==> flow/design.v <==
`timescale 1ns / 1ps
module RNG(
    input               CLK,
    input               RST,
    input               RND_IN,
    output reg [7:0]    OUT,
    output reg          WE,
    input               FULL
);
reg [7:0]           RND_DAT;
reg [2:0]           RND_SHIFT;
reg                 RND_CNT;
reg [15:0]          start;
reg                 tog;
reg                 rd;
reg                 rd_ok;
reg                 init;
reg [63:0]          l0_0;
reg [64:0]          l0_1;
reg [65:0]          l0_2;
reg [63:0]          l1_0;
reg [64:0]          l1_1;
reg [65:0]          l1_2;
reg [63:0]          l2_0;
reg [64:0]          l2_1;
reg [65:0]          l2_2;
reg [63:0]          l3_0;
reg [64:0]          l3_1;
reg [65:0]          l3_2;
reg [63:0]          l4_0;
reg [64:0]          l4_1;
reg [65:0]          l4_2;
reg [63:0]          l5_0;
reg [64:0]          l5_1;
reg [65:0]          l5_2;
reg [63:0]          l6_0;
reg [64:0]          l6_1;
reg [65:0]          l6_2;
reg [63:0]          l7_0;
reg [64:0]          l7_1;
reg [65:0]          l7_2;
reg [15:0]          i_cnt;
reg [3:0]           upd;
always @(posedge CLK)
begin
    if (!RST) begin
        rd_ok <= 0;
        i_cnt <= 0;
        init <= 0;
        upd <= 0;
        WE <= 0;
    end else begin
        if (init == 0) begin
            rd_ok <= 0;
            if (i_cnt == 208)
                init = 1;
            else if (rd == 1) begin
                rd_ok <= 1;
                i_cnt <= i_cnt + 1;
                case (i_cnt)
                    0:   l0_0[7:0]   <= RND_DAT;
                    1:   l0_0[15:8]  <= RND_DAT;
                    2:   l0_0[23:16] <= RND_DAT;
                    3:   l0_0[31:24] <= RND_DAT;
                    4:   l0_0[39:32] <= RND_DAT;
                    5:   l0_0[47:40] <= RND_DAT;
                    6:   l0_0[55:48] <= RND_DAT;
                    7:   l0_0[63:56] <= RND_DAT;
                    8:   l0_1[7:0]   <= RND_DAT;
                    9:   l0_1[15:8]  <= RND_DAT;
                    10:  l0_1[23:16] <= RND_DAT;
                    11:  l0_1[31:24] <= RND_DAT;
                    12:  l0_1[39:32] <= RND_DAT;
                    13:  l0_1[47:40] <= RND_DAT;
                    14:  l0_1[55:48] <= RND_DAT;
                    15:  l0_1[63:56] <= RND_DAT;
                    16:  l0_1[64]    <= RND_DAT[3];
                    17:  l0_2[7:0]   <= RND_DAT;
                    18:  l0_2[15:8]  <= RND_DAT;
                    19:  l0_2[23:16] <= RND_DAT;
                    20:  l0_2[31:24] <= RND_DAT;
                    21:  l0_2[39:32] <= RND_DAT;
                    22:  l0_2[47:40] <= RND_DAT;
                    23:  l0_2[55:48] <= RND_DAT;
                    24:  l0_2[63:56] <= RND_DAT;
                    25:  l0_2[65:64] <= RND_DAT[5:4];
                    26:  l1_0[7:0]   <= RND_DAT;
                    27:  l1_0[15:8]  <= RND_DAT;
                    28:  l1_0[23:16] <= RND_DAT;
                    29:  l1_0[31:24] <= RND_DAT;
                    30:  l1_0[39:32] <= RND_DAT;
                    31:  l1_0[47:40] <= RND_DAT;
                    32:  l1_0[55:48] <= RND_DAT;
                    33:  l1_0[63:56] <= RND_DAT;
                    34:  l1_1[7:0]   <= RND_DAT;
                    35:  l1_1[15:8]  <= RND_DAT;
                    36:  l1_1[23:16] <= RND_DAT;
                    37:  l1_1[31:24] <= RND_DAT;
                    38:  l1_1[39:32] <= RND_DAT;
                    39:  l1_1[47:40] <= RND_DAT;
                    40:  l1_1[55:48] <= RND_DAT;
                    41:  l1_1[63:56] <= RND_DAT;
                    42:  l1_1[64]    <= RND_DAT[1];
                    43:  l1_2[7:0]   <= RND_DAT;
                    44:  l1_2[15:8]  <= RND_DAT;
                    45:  l1_2[23:16] <= RND_DAT;
                    46:  l1_2[31:24] <= RND_DAT;
                    47:  l1_2[39:32] <= RND_DAT;
                    48:  l1_2[47:40] <= RND_DAT;
                    49:  l1_2[55:48] <= RND_DAT;
                    50:  l1_2[63:56] <= RND_DAT;
                    51:  l1_2[65:64] <= RND_DAT[7:6];
                    52:  l2_0[7:0]   <= RND_DAT;
                    53:  l2_0[15:8]  <= RND_DAT;
                    54:  l2_0[23:16] <= RND_DAT;
                    55:  l2_0[31:24] <= RND_DAT;
                    56:  l2_0[39:32] <= RND_DAT;
                    57:  l2_0[47:40] <= RND_DAT;
                    58:  l2_0[55:48] <= RND_DAT;
                    59:  l2_0[63:56] <= RND_DAT;
                    60:  l2_1[7:0]   <= RND_DAT;
                    61:  l2_1[15:8]  <= RND_DAT;
                    62:  l2_1[23:16] <= RND_DAT;
                    63:  l2_1[31:24] <= RND_DAT;
                    64:  l2_1[39:32] <= RND_DAT;
                    65:  l2_1[47:40] <= RND_DAT;
                    66:  l2_1[55:48] <= RND_DAT;
                    67:  l2_1[63:56] <= RND_DAT;
                    68:  l2_1[64]    <= RND_DAT[0];
                    69:  l2_2[7:0]   <= RND_DAT;
                    70:  l2_2[15:8]  <= RND_DAT;
                    71:  l2_2[23:16] <= RND_DAT;
                    72:  l2_2[31:24] <= RND_DAT;
                    73:  l2_2[39:32] <= RND_DAT;
                    74:  l2_2[47:40] <= RND_DAT;
                    75:  l2_2[55:48] <= RND_DAT;
                    76:  l2_2[63:56] <= RND_DAT;
                    77:  l2_2[65:64] <= RND_DAT[3:2];
                    78:  l3_0[7:0]   <= RND_DAT;
                    79:  l3_0[15:8]  <= RND_DAT;
                    80:  l3_0[23:16] <= RND_DAT;
                    81:  l3_0[31:24] <= RND_DAT;
                    82:  l3_0[39:32] <= RND_DAT;
                    83:  l3_0[47:40] <= RND_DAT;
                    84:  l3_0[55:48] <= RND_DAT;
                    85:  l3_0[63:56] <= RND_DAT;
                    86:  l3_1[7:0]   <= RND_DAT;
                    87:  l3_1[15:8]  <= RND_DAT;
                    88:  l3_1[23:16] <= RND_DAT;
                    89:  l3_1[31:24] <= RND_DAT;
                    90:  l3_1[39:32] <= RND_DAT;
                    91:  l3_1[47:40] <= RND_DAT;
                    92:  l3_1[55:48] <= RND_DAT;
                    93:  l3_1[63:56] <= RND_DAT;
                    94:  l3_1[64]    <= RND_DAT[7];
                    95:  l3_2[7:0]   <= RND_DAT;
                    96:  l3_2[15:8]  <= RND_DAT;
                    97:  l3_2[23:16] <= RND_DAT;
                    98:  l3_2[31:24] <= RND_DAT;
                    99:  l3_2[39:32] <= RND_DAT;
                    100: l3_2[47:40] <= RND_DAT;
                    101: l3_2[55:48] <= RND_DAT;
                    102: l3_2[63:56] <= RND_DAT;
                    103: l3_2[65:64] <= RND_DAT[1:0];
                    104:  l4_0[7:0]   <= RND_DAT;
                    105: l4_0[15:8]  <= RND_DAT;
                    106: l4_0[23:16] <= RND_DAT;
                    107: l4_0[31:24] <= RND_DAT;
                    108: l4_0[39:32] <= RND_DAT;
                    109: l4_0[47:40] <= RND_DAT;
                    110: l4_0[55:48] <= RND_DAT;
                    111: l4_0[63:56] <= RND_DAT;
                    112: l4_1[7:0]   <= RND_DAT;
                    113: l4_1[15:8]  <= RND_DAT;
                    114: l4_1[23:16] <= RND_DAT;
                    115: l4_1[31:24] <= RND_DAT;
                    116: l4_1[39:32] <= RND_DAT;
                    117: l4_1[47:40] <= RND_DAT;
                    118: l4_1[55:48] <= RND_DAT;
                    119: l4_1[63:56] <= RND_DAT;
                    120: l4_1[64]    <= RND_DAT[3];
                    121: l4_2[7:0]   <= RND_DAT;
                    122: l4_2[15:8]  <= RND_DAT;
                    123: l4_2[23:16] <= RND_DAT;
                    124: l4_2[31:24] <= RND_DAT;
                    125: l4_2[39:32] <= RND_DAT;
                    126: l4_2[47:40] <= RND_DAT;
                    127: l4_2[55:48] <= RND_DAT;
                    128: l4_2[63:56] <= RND_DAT;
                    129: l4_2[65:64] <= RND_DAT[5:4];
                    130: l5_0[7:0]   <= RND_DAT;
                    131: l5_0[15:8]  <= RND_DAT;
                    132: l5_0[23:16] <= RND_DAT;
                    133: l5_0[31:24] <= RND_DAT;
                    134: l5_0[39:32] <= RND_DAT;
                    135: l5_0[47:40] <= RND_DAT;
                    136: l5_0[55:48] <= RND_DAT;
                    137: l5_0[63:56] <= RND_DAT;
                    138: l5_1[7:0]   <= RND_DAT;
                    139: l5_1[15:8]  <= RND_DAT;
                    140: l5_1[23:16] <= RND_DAT;
                    141: l5_1[31:24] <= RND_DAT;
                    142: l5_1[39:32] <= RND_DAT;
                    143: l5_1[47:40] <= RND_DAT;
                    144: l5_1[55:48] <= RND_DAT;
                    145: l5_1[63:56] <= RND_DAT;
                    146: l5_1[64]    <= RND_DAT[1];
                    147: l5_2[7:0]   <= RND_DAT;
                    148: l5_2[15:8]  <= RND_DAT;
                    149: l5_2[23:16] <= RND_DAT;
                    150: l5_2[31:24] <= RND_DAT;
                    151: l5_2[39:32] <= RND_DAT;
                    152: l5_2[47:40] <= RND_DAT;
                    153: l5_2[55:48] <= RND_DAT;
                    154: l5_2[63:56] <= RND_DAT;
                    155: l5_2[65:64] <= RND_DAT[7:6];
                    156: l6_0[7:0]   <= RND_DAT;
                    157: l6_0[15:8]  <= RND_DAT;
                    158: l6_0[23:16] <= RND_DAT;
                    159: l6_0[31:24] <= RND_DAT;
                    160: l6_0[39:32] <= RND_DAT;
                    161: l6_0[47:40] <= RND_DAT;
                    162: l6_0[55:48] <= RND_DAT;
                    163: l6_0[63:56] <= RND_DAT;
                    164: l6_1[7:0]   <= RND_DAT;
                    165: l6_1[15:8]  <= RND_DAT;
                    166: l6_1[23:16] <= RND_DAT;
                    167: l6_1[31:24] <= RND_DAT;
                    168: l6_1[39:32] <= RND_DAT;
                    169: l6_1[47:40] <= RND_DAT;
                    170: l6_1[55:48] <= RND_DAT;
                    171: l6_1[63:56] <= RND_DAT;
                    172: l6_1[64]    <= RND_DAT[0];
                    173: l6_2[7:0]   <= RND_DAT;
                    174: l6_2[15:8]  <= RND_DAT;
                    175: l6_2[23:16] <= RND_DAT;
                    176: l6_2[31:24] <= RND_DAT;
                    177: l6_2[39:32] <= RND_DAT;
                    178: l6_2[47:40] <= RND_DAT;
                    179: l6_2[55:48] <= RND_DAT;
                    180: l6_2[63:56] <= RND_DAT;
                    181: l6_2[65:64] <= RND_DAT[3:2];
                    182: l7_0[7:0]   <= RND_DAT;
                    183: l7_0[15:8]  <= RND_DAT;
                    184: l7_0[23:16] <= RND_DAT;
                    185: l7_0[31:24] <= RND_DAT;
                    186: l7_0[39:32] <= RND_DAT;
                    187: l7_0[47:40] <= RND_DAT;
                    188: l7_0[55:48] <= RND_DAT;
                    189: l7_0[63:56] <= RND_DAT;
                    190: l7_1[7:0]   <= RND_DAT;
                    191: l7_1[15:8]  <= RND_DAT;
                    192: l7_1[23:16] <= RND_DAT;
                    193: l7_1[31:24] <= RND_DAT;
                    194: l7_1[39:32] <= RND_DAT;
                    195: l7_1[47:40] <= RND_DAT;
                    196: l7_1[55:48] <= RND_DAT;
                    197: l7_1[63:56] <= RND_DAT;
                    198: l7_1[64]    <= RND_DAT[7];
                    199: l7_2[7:0]   <= RND_DAT;
                    200: l7_2[15:8]  <= RND_DAT;
                    201: l7_2[23:16] <= RND_DAT;
                    202: l7_2[31:24] <= RND_DAT;
                    203: l7_2[39:32] <= RND_DAT;
                    204: l7_2[47:40] <= RND_DAT;
                    205: l7_2[55:48] <= RND_DAT;
                    206: l7_2[63:56] <= RND_DAT;
                    207: l7_2[65:64] <= RND_DAT[1:0];
                endcase
            end
        end else begin
            rd_ok <= 0;
            WE <= 0;
            if (FULL == 0) begin
                WE <= 1;
                OUT <= { l7_0[0] ^ l7_1[0], l6_0[0] ^ l6_1[0], l5_0[0] ^ l5_1[0], l4_0[0] ^ l4_1[0], l3_0[0] ^ l3_1[0], l2_0[0] ^ l2_1[0], l1_0[0] ^ l1_1[0], l0_0[0] ^ l0_1[0]};
                l7_2 <= (l7_2 >> 1) | ((l7_2[0] ^ l7_2[1] ^ l7_2[9] ^ l7_2[10]) << 65);
                l6_2 <= (l6_2 >> 1) | ((l6_2[0] ^ l6_2[1] ^ l6_2[9] ^ l6_2[10]) << 65);
                l5_2 <= (l5_2 >> 1) | ((l5_2[0] ^ l5_2[1] ^ l5_2[9] ^ l5_2[10]) << 65);
                l4_2 <= (l4_2 >> 1) | ((l4_2[0] ^ l4_2[1] ^ l4_2[9] ^ l4_2[10]) << 65);
                l3_2 <= (l3_2 >> 1) | ((l3_2[0] ^ l3_2[1] ^ l3_2[9] ^ l3_2[10]) << 65);
                l2_2 <= (l2_2 >> 1) | ((l2_2[0] ^ l2_2[1] ^ l2_2[9] ^ l2_2[10]) << 65);
                l1_2 <= (l1_2 >> 1) | ((l1_2[0] ^ l1_2[1] ^ l1_2[9] ^ l1_2[10]) << 65);
                l0_2 <= (l0_2 >> 1) | ((l0_2[0] ^ l0_2[1] ^ l0_2[9] ^ l0_2[10]) << 65);
                if (l7_2[0] == 0)
                    l7_0 <= (l7_0 >> 1) | ((l7_0[0] ^ l7_0[1] ^ l7_0[3] ^ l7_0[4]) << 63);
                else
                    l7_1 <= (l7_1 >> 1) | ((l7_1[0] ^ l7_1[18]) << 64);
                if (l6_2[0] == 0)
                    l6_0 <= (l6_0 >> 1) | ((l6_0[0] ^ l6_0[1] ^ l6_0[3] ^ l6_0[4]) << 63);
                else
                    l6_1 <= (l6_1 >> 1) | ((l6_1[0] ^ l6_1[18]) << 64);
                if (l5_2[0] == 0)
                    l5_0 <= (l5_0 >> 1) | ((l5_0[0] ^ l5_0[1] ^ l5_0[3] ^ l5_0[4]) << 63);
                else
                    l5_1 <= (l5_1 >> 1) | ((l5_1[0] ^ l5_1[18]) << 64);
                if (l4_2[0] == 0)
                    l4_0 <= (l4_0 >> 1) | ((l4_0[0] ^ l4_0[1] ^ l4_0[3] ^ l4_0[4]) << 63);
                else
                    l4_1 <= (l4_1 >> 1) | ((l4_1[0] ^ l4_1[18]) << 64);
                if (l3_2[0] == 0)
                    l3_0 <= (l3_0 >> 1) | ((l3_0[0] ^ l3_0[1] ^ l3_0[3] ^ l3_0[4]) << 63);
                else
                    l3_1 <= (l3_1 >> 1) | ((l3_1[0] ^ l3_1[18]) << 64);
                if (l2_2[0] == 0)
                    l2_0 <= (l2_0 >> 1) | ((l2_0[0] ^ l2_0[1] ^ l2_0[3] ^ l2_0[4]) << 63);
                else
                    l2_1 <= (l2_1 >> 1) | ((l2_1[0] ^ l2_1[18]) << 64);
                if (l1_2[0] == 0)
                    l1_0 <= (l1_0 >> 1) | ((l1_0[0] ^ l1_0[1] ^ l1_0[3] ^ l1_0[4]) << 63);
                else
                    l1_1 <= (l1_1 >> 1) | ((l1_1[0] ^ l1_1[18]) << 64);
                if (l0_2[0] == 0)
                    l0_0 <= (l0_0 >> 1) | ((l0_0[0] ^ l0_0[1] ^ l0_0[3] ^ l0_0[4]) << 63);
                else
                    l0_1 <= (l0_1 >> 1) | ((l0_1[0] ^ l0_1[18]) << 64);
            end else begin
                if (rd == 1) begin
                    rd_ok <= 1;
                    upd <= upd + 1;
                    case (upd)
                        0:  l0_0[9:2] <= RND_DAT;
                        1:  l1_0[9:2] <= RND_DAT;
                        2:  l2_0[9:2] <= RND_DAT;
                        3:  l3_0[9:2] <= RND_DAT;
                        4:  l4_0[9:2] <= RND_DAT;
                        5:  l5_0[9:2] <= RND_DAT;
                        6:  l6_0[9:2] <= RND_DAT;
                        7:  l7_0[9:2] <= RND_DAT;
                        8:  l0_1[9:2] <= RND_DAT;
                        9:  l1_1[9:2] <= RND_DAT;
                        10: l2_1[9:2] <= RND_DAT;
                        11: l3_1[9:2] <= RND_DAT;
                        12: l4_1[9:2] <= RND_DAT;
                        13: l5_1[9:2] <= RND_DAT;
                        14: l6_1[9:2] <= RND_DAT;
                        15: l7_1[9:2] <= RND_DAT;
                    endcase
                end
            end
        end
    end
end
always @(posedge CLK)
begin
    if (!RST) begin
        RND_SHIFT <= 0;
        start <= 0;
        tog <= 0;
        rd <= 0;
        RND_CNT <= 0;
        RND_DAT <= 0;
    end else begin
        RND_CNT <= !RND_CNT;
        if (rd_ok)
            rd <= 0;
        if (RND_IN == 0) begin
            tog <= 0;
        end else if (tog == 0) begin
            tog <= 1;
            RND_SHIFT <= RND_SHIFT + 1;
            RND_DAT[RND_SHIFT] <= RND_DAT[RND_SHIFT] ^ RND_CNT;
            if (RND_SHIFT == 0) begin
                if (start < 1024)
                    start <= start + 1;
                else begin
                    rd <= 1;
                end
            end
        end
    end
end
endmodule
# == Reports on RNG ==
# What the tools print for RNG, step after step.
# Lines are those of the file above, counted from 1.
# Library cell names are shortened.
# Not given: -
# design
top_module,RNG
clk_port,CLK
cell_library,sky130hd
corner,tt_025C_1v80

# == Word-level counts ==
# Yosys after proc, flatten, opt, wreduce and memory -nomap, before mapping. Memory bits, and registers merged into a memory's read port (data or address), are not among the register bits. Print and check cells are not counted. Equal cells are merged and count once.
# word_totals
wordCells,2534
output_inout_bits,9
inputBits,4
ff_bits,1621
# op_classes
cmp,1
eq_ne,274
add_sub_neg,5
n_mux,1444
bitwise,96
n_shift,3
reduce_logical,459
# ops
op,count
two-way mux 8 bit,896
two-way mux 6 bit,224
== test 16 x 8 -> 1 bit (second input constant),81
== test 16 x 7 -> 1 bit (second input constant),64
AND reduction 6 bit,136
bitwise OR 65 x 66 -> 66 bit,8
two-way mux 2 bit,264
bitwise OR 64 x 65 -> 65 bit,8
== test 16 x 6 -> 1 bit (second input constant),32
bitwise OR 63 x 64 -> 64 bit,8
nonzero test 2 bit,209
AND reduction 5 bit,72
== test 16 x 5 -> 1 bit (second input constant),16
AND reduction 7 bit,32
== test 16 x 4 -> 1 bit (second input constant),8
inequality test 3 x 2 -> 1 bit (second input constant),24
XOR 1 bit,65
== test 16 x 3 -> 1 bit (second input constant),4
two-way mux 1 bit,60
adder 16 x 1 -> 16 bit (second input constant),2
== test 16 x 2 -> 1 bit (second input constant),2
== test 4 bit (second input constant),8
inequality test 3 bit (second input constant),8
inequality test 2 bit (second input constant),10
inequality test 2 x 1 -> 1 bit (second input constant),9
== test 16 x 1 -> 1 bit (second input constant),1
< comparator 16 x 11 -> 1 bit (second input constant),1
logical NOT 16 bit,1
# Other operator kinds: 19; their cells: 29.

# == Logic depth ==
# Depth = most cells in a row (Yosys ltp): at word level without a register or memory, in the mapped netlist without a sequential cell, where the memories' decode and read muxes count.
# logic_depth
ltp_word,7
abc_area,0
mapped_depth,8
depth_no_buf,7

# == Netlist ==
# Yosys stat after the flow's synthesis: flattened, memories mapped to cells. It holds for the ABC_AREA given above (unset counts as 0); a run with the other value may have another netlist.
# The area totals of this step are shown rounded.
# synth_totals
seqArea_um2,48100
stdcells,5999
ff_cells,1621
buffers,444
area_um2,67000
# types
cell,count,area_total_um2
edfxtp_1,1568,4.71E+04
nand2_1,2960,1.11E+04
clkbuf_1,383,1.44E+03
dfxtp_1,53,1.06E+03
a21o_1,128,960.922
a21oi_1,190,950.912
nor2_1,172,645.619
xor2_1,49,429.162
and2_1,54,337.824
o21ai_0,56,280.269
xnor2_1,32,280.269
o21a_1,28,210.202
ha_1,15,187.68
nand4_1,27,168.912
buf_1,38,142.637
nand3_1,27,135.13
nand2b_1,20,125.12
nor2b_1,18,112.608
# Not listed: further types 34, cells in them 181.

# == Path before layout ==
# Path of least setup slack by OpenSTA after synthesis, without wires, with an ideal clock, recovery checks aside; 20% of the period is set as input and as output delay. Where synthesis merged equal registers, the netlist keeps one of their names.
# synth_timing
path_kind,input-to-reg
from,input port FULL
to,register l0_2[48]
arrival_ns,2.392
delay_ns,1.762
path_buffers,3
tclk_ns,5.0
setup_slack_ns,2.238
t_first_pin_ns,1.000
driving_pins,6
setup_time_ns,0.370
required_ns,4.630
in_delay_ns,1.000
synth_period_reached_ns,2.762
# "delay_ns" is the arrival time less input delay plus setup time.
# "driving_pins" counts driving pins, that of a launching flip-flop among them; a cell with two outputs on the path counts twice.
# "synth_period_reached_ns" is the clock period less the worst setup slack; recovery checks do not enter. This is arithmetic on one report: input and output delays are still those of the set period (20% each).
# The rows between start and end are the longest chain of elaborated cells between them; the timing report does not say that the signal goes this way. Where chains are equally long, one stands for them.
# Each line given opens the expression or statement behind the cell; cells for indexed reads and writes are added by Yosys, which also makes memories of some case tables.
# Only ways into the end's enable, where the timed path ends, are counted here.
# synth_via
cell_sequence,clkbuf_1 -> nor2b_1 -> clkbuf_1 -> clkbuf_1 -> a31oi_1 -> nor2_1
elab_chain_len,2
cone_cells,2
lines_between,0
cone_classes,eq/ne: 1; reduce/logical: 1
# synth_rtl
item,line,rtl
"start, declared",8,input               FULL
inequality test 2 bit,-,
AND reduction 5 bit,-,
"end, assigned",84,23:  l0_2[55:48] <= RND_DAT;
"end, assigned",284,l0_2 <= (l0_2 >> 1) | ((l0_2[0] ^ l0_2[1] ^ l0_2[9] ^ l0_2[10]) << 65);
"end, declared",20,reg [65:0]          l0_2;

# == Timing after layout ==
# Path of least setup slack in the final report of entry A (OpenROAD, finished layout, wires in). Where an end is a register, its clock arrival counts in the times.
# layout_timing
path_kind,reg-to-reg
from,register i_cnt[12]
to,register l7_1[53]
setup_slack_ns,0.37
arrival_ns,3.71
path_buffers,1
required_ns,4.07
driving_pins,6
tclk_ns,3.64
t_first_pin_ns,0.78
setup_time_ns,0.33
# The rows between start and end are the longest chain of elaborated cells between them; the timing report does not say that the signal goes this way. Where chains are equally long, one stands for them.
# Only ways into the end's enable, where the timed path ends, are counted here.
# layout_via
cell_sequence,dfxtp_1 -> or4_1 -> nor4_4 -> a2bb2oi_4 -> buf_4 -> a21oi_1
elab_chain_len,3
cone_cells,5
lines_between,2
cone_classes,eq/ne: 3; reduce/logical: 2
# layout_rtl
item,line,rtl
"start, declared",42,reg [15:0]          i_cnt;
"start, assigned",48,i_cnt <= 0;
"start, assigned",59,i_cnt <= i_cnt + 1;
== test 16 x 8 -> 1 bit,60,case (i_cnt)
nonzero test 2 bit,-,
AND reduction 6 bit,-,
"end, assigned",257,196: l7_1[55:48] <= RND_DAT;
"end, assigned",288,l7_1 <= (l7_1 >> 1) | ((l7_1[0] ^ l7_1[18]) << 64);
"end, declared",40,reg [64:0]          l7_1;

# RNG through Yosys and OpenROAD on sky130hd: 5 stored runs, unordered, with their settings and measured results. The constraints put input and output delay at 20% of the set period each and load the outputs with 0.01 pF.
# "period_reached_ns": clock period set for the run, less the worst setup slack. It is reckoned from that one timing run; input and output delays stay at 20% of the period that was set.
# "worst_path_ns" is the time allowed to the run's worst setup path (the clock period less input and output delay, where it has them) less its slack. Clock arrival times count: a late capture clock shortens it, a late launch clock lengthens it.
# By "final_power_mw" is meant OpenSTA's value without simulated activity: inputs other than the clock are taken to toggle once in ten clock periods, and the tool carries that through the logic.
# The results are shown rounded.
# A setting shown as -- is not set for that run.
stored run,CORE_UTILIZATION,PLACE_DENSITY,period_ns,CAP_MARGIN,CORE_MARGIN,SLEW_MARGIN,ABC_AREA,CELL_PAD_IN_SITES_DETAIL_PLACEMENT,GPL_ROUTABILITY_DRIVEN,PLACE_DENSITY_LB_ADDON,TNS_END_PERCENT,CTS_CLUSTER_DIAMETER,GPL_TIMING_DRIVEN,MIN_ROUTING_LAYER,SETUP_SLACK_MARGIN,CELL_PAD_IN_SITES_GLOBAL_PLACEMENT,HOLD_SLACK_MARGIN,timing.setup.tns_ns,final_die_area_um2,worst_setup_slack_ns,synth_area_um2,final_power_mw,finalCellArea_um2,worst_path_ns,critical_path_kind,util_frac,period_reached_ns,ws_hold_ns
entry A,60,0.6,3.64,20,2,20,--,--,--,--,--,--,--,--,--,--,--,0.000,114000,0.366,67000,36.8,74100,3.27,reg-to-reg,0.669,3.274,0.462
entry B,40,0.6,5.0,20,2,20,--,--,--,--,--,--,--,--,--,--,--,0.000,171000,1.43,67000,27.1,74400,3.57,reg-to-reg,0.446,3.575,0.462
entry C,40,--,4.84,10,5,20,1,2,0,0.29,50,--,--,--,--,--,--,0.000,176000,0.166,67200,30.9,74600,4.67,reg-to-reg,0.446,4.674,0.477
entry D,26,0.86,3.63,20,2,0,1,1,--,--,5,311,1,met1,0.09,--,--,-7.78,263000,-0.286,67200,40.5,77000,3.92,reg-to-reg,0.3,3.916,0.443
entry E,40,--,3.12,20,7,20,--,--,1,--,--,69,--,--,--,1,0.26,0.000,179000,0.194,67000,44.2,76400,2.93,reg-to-reg,0.459,2.926,0.457
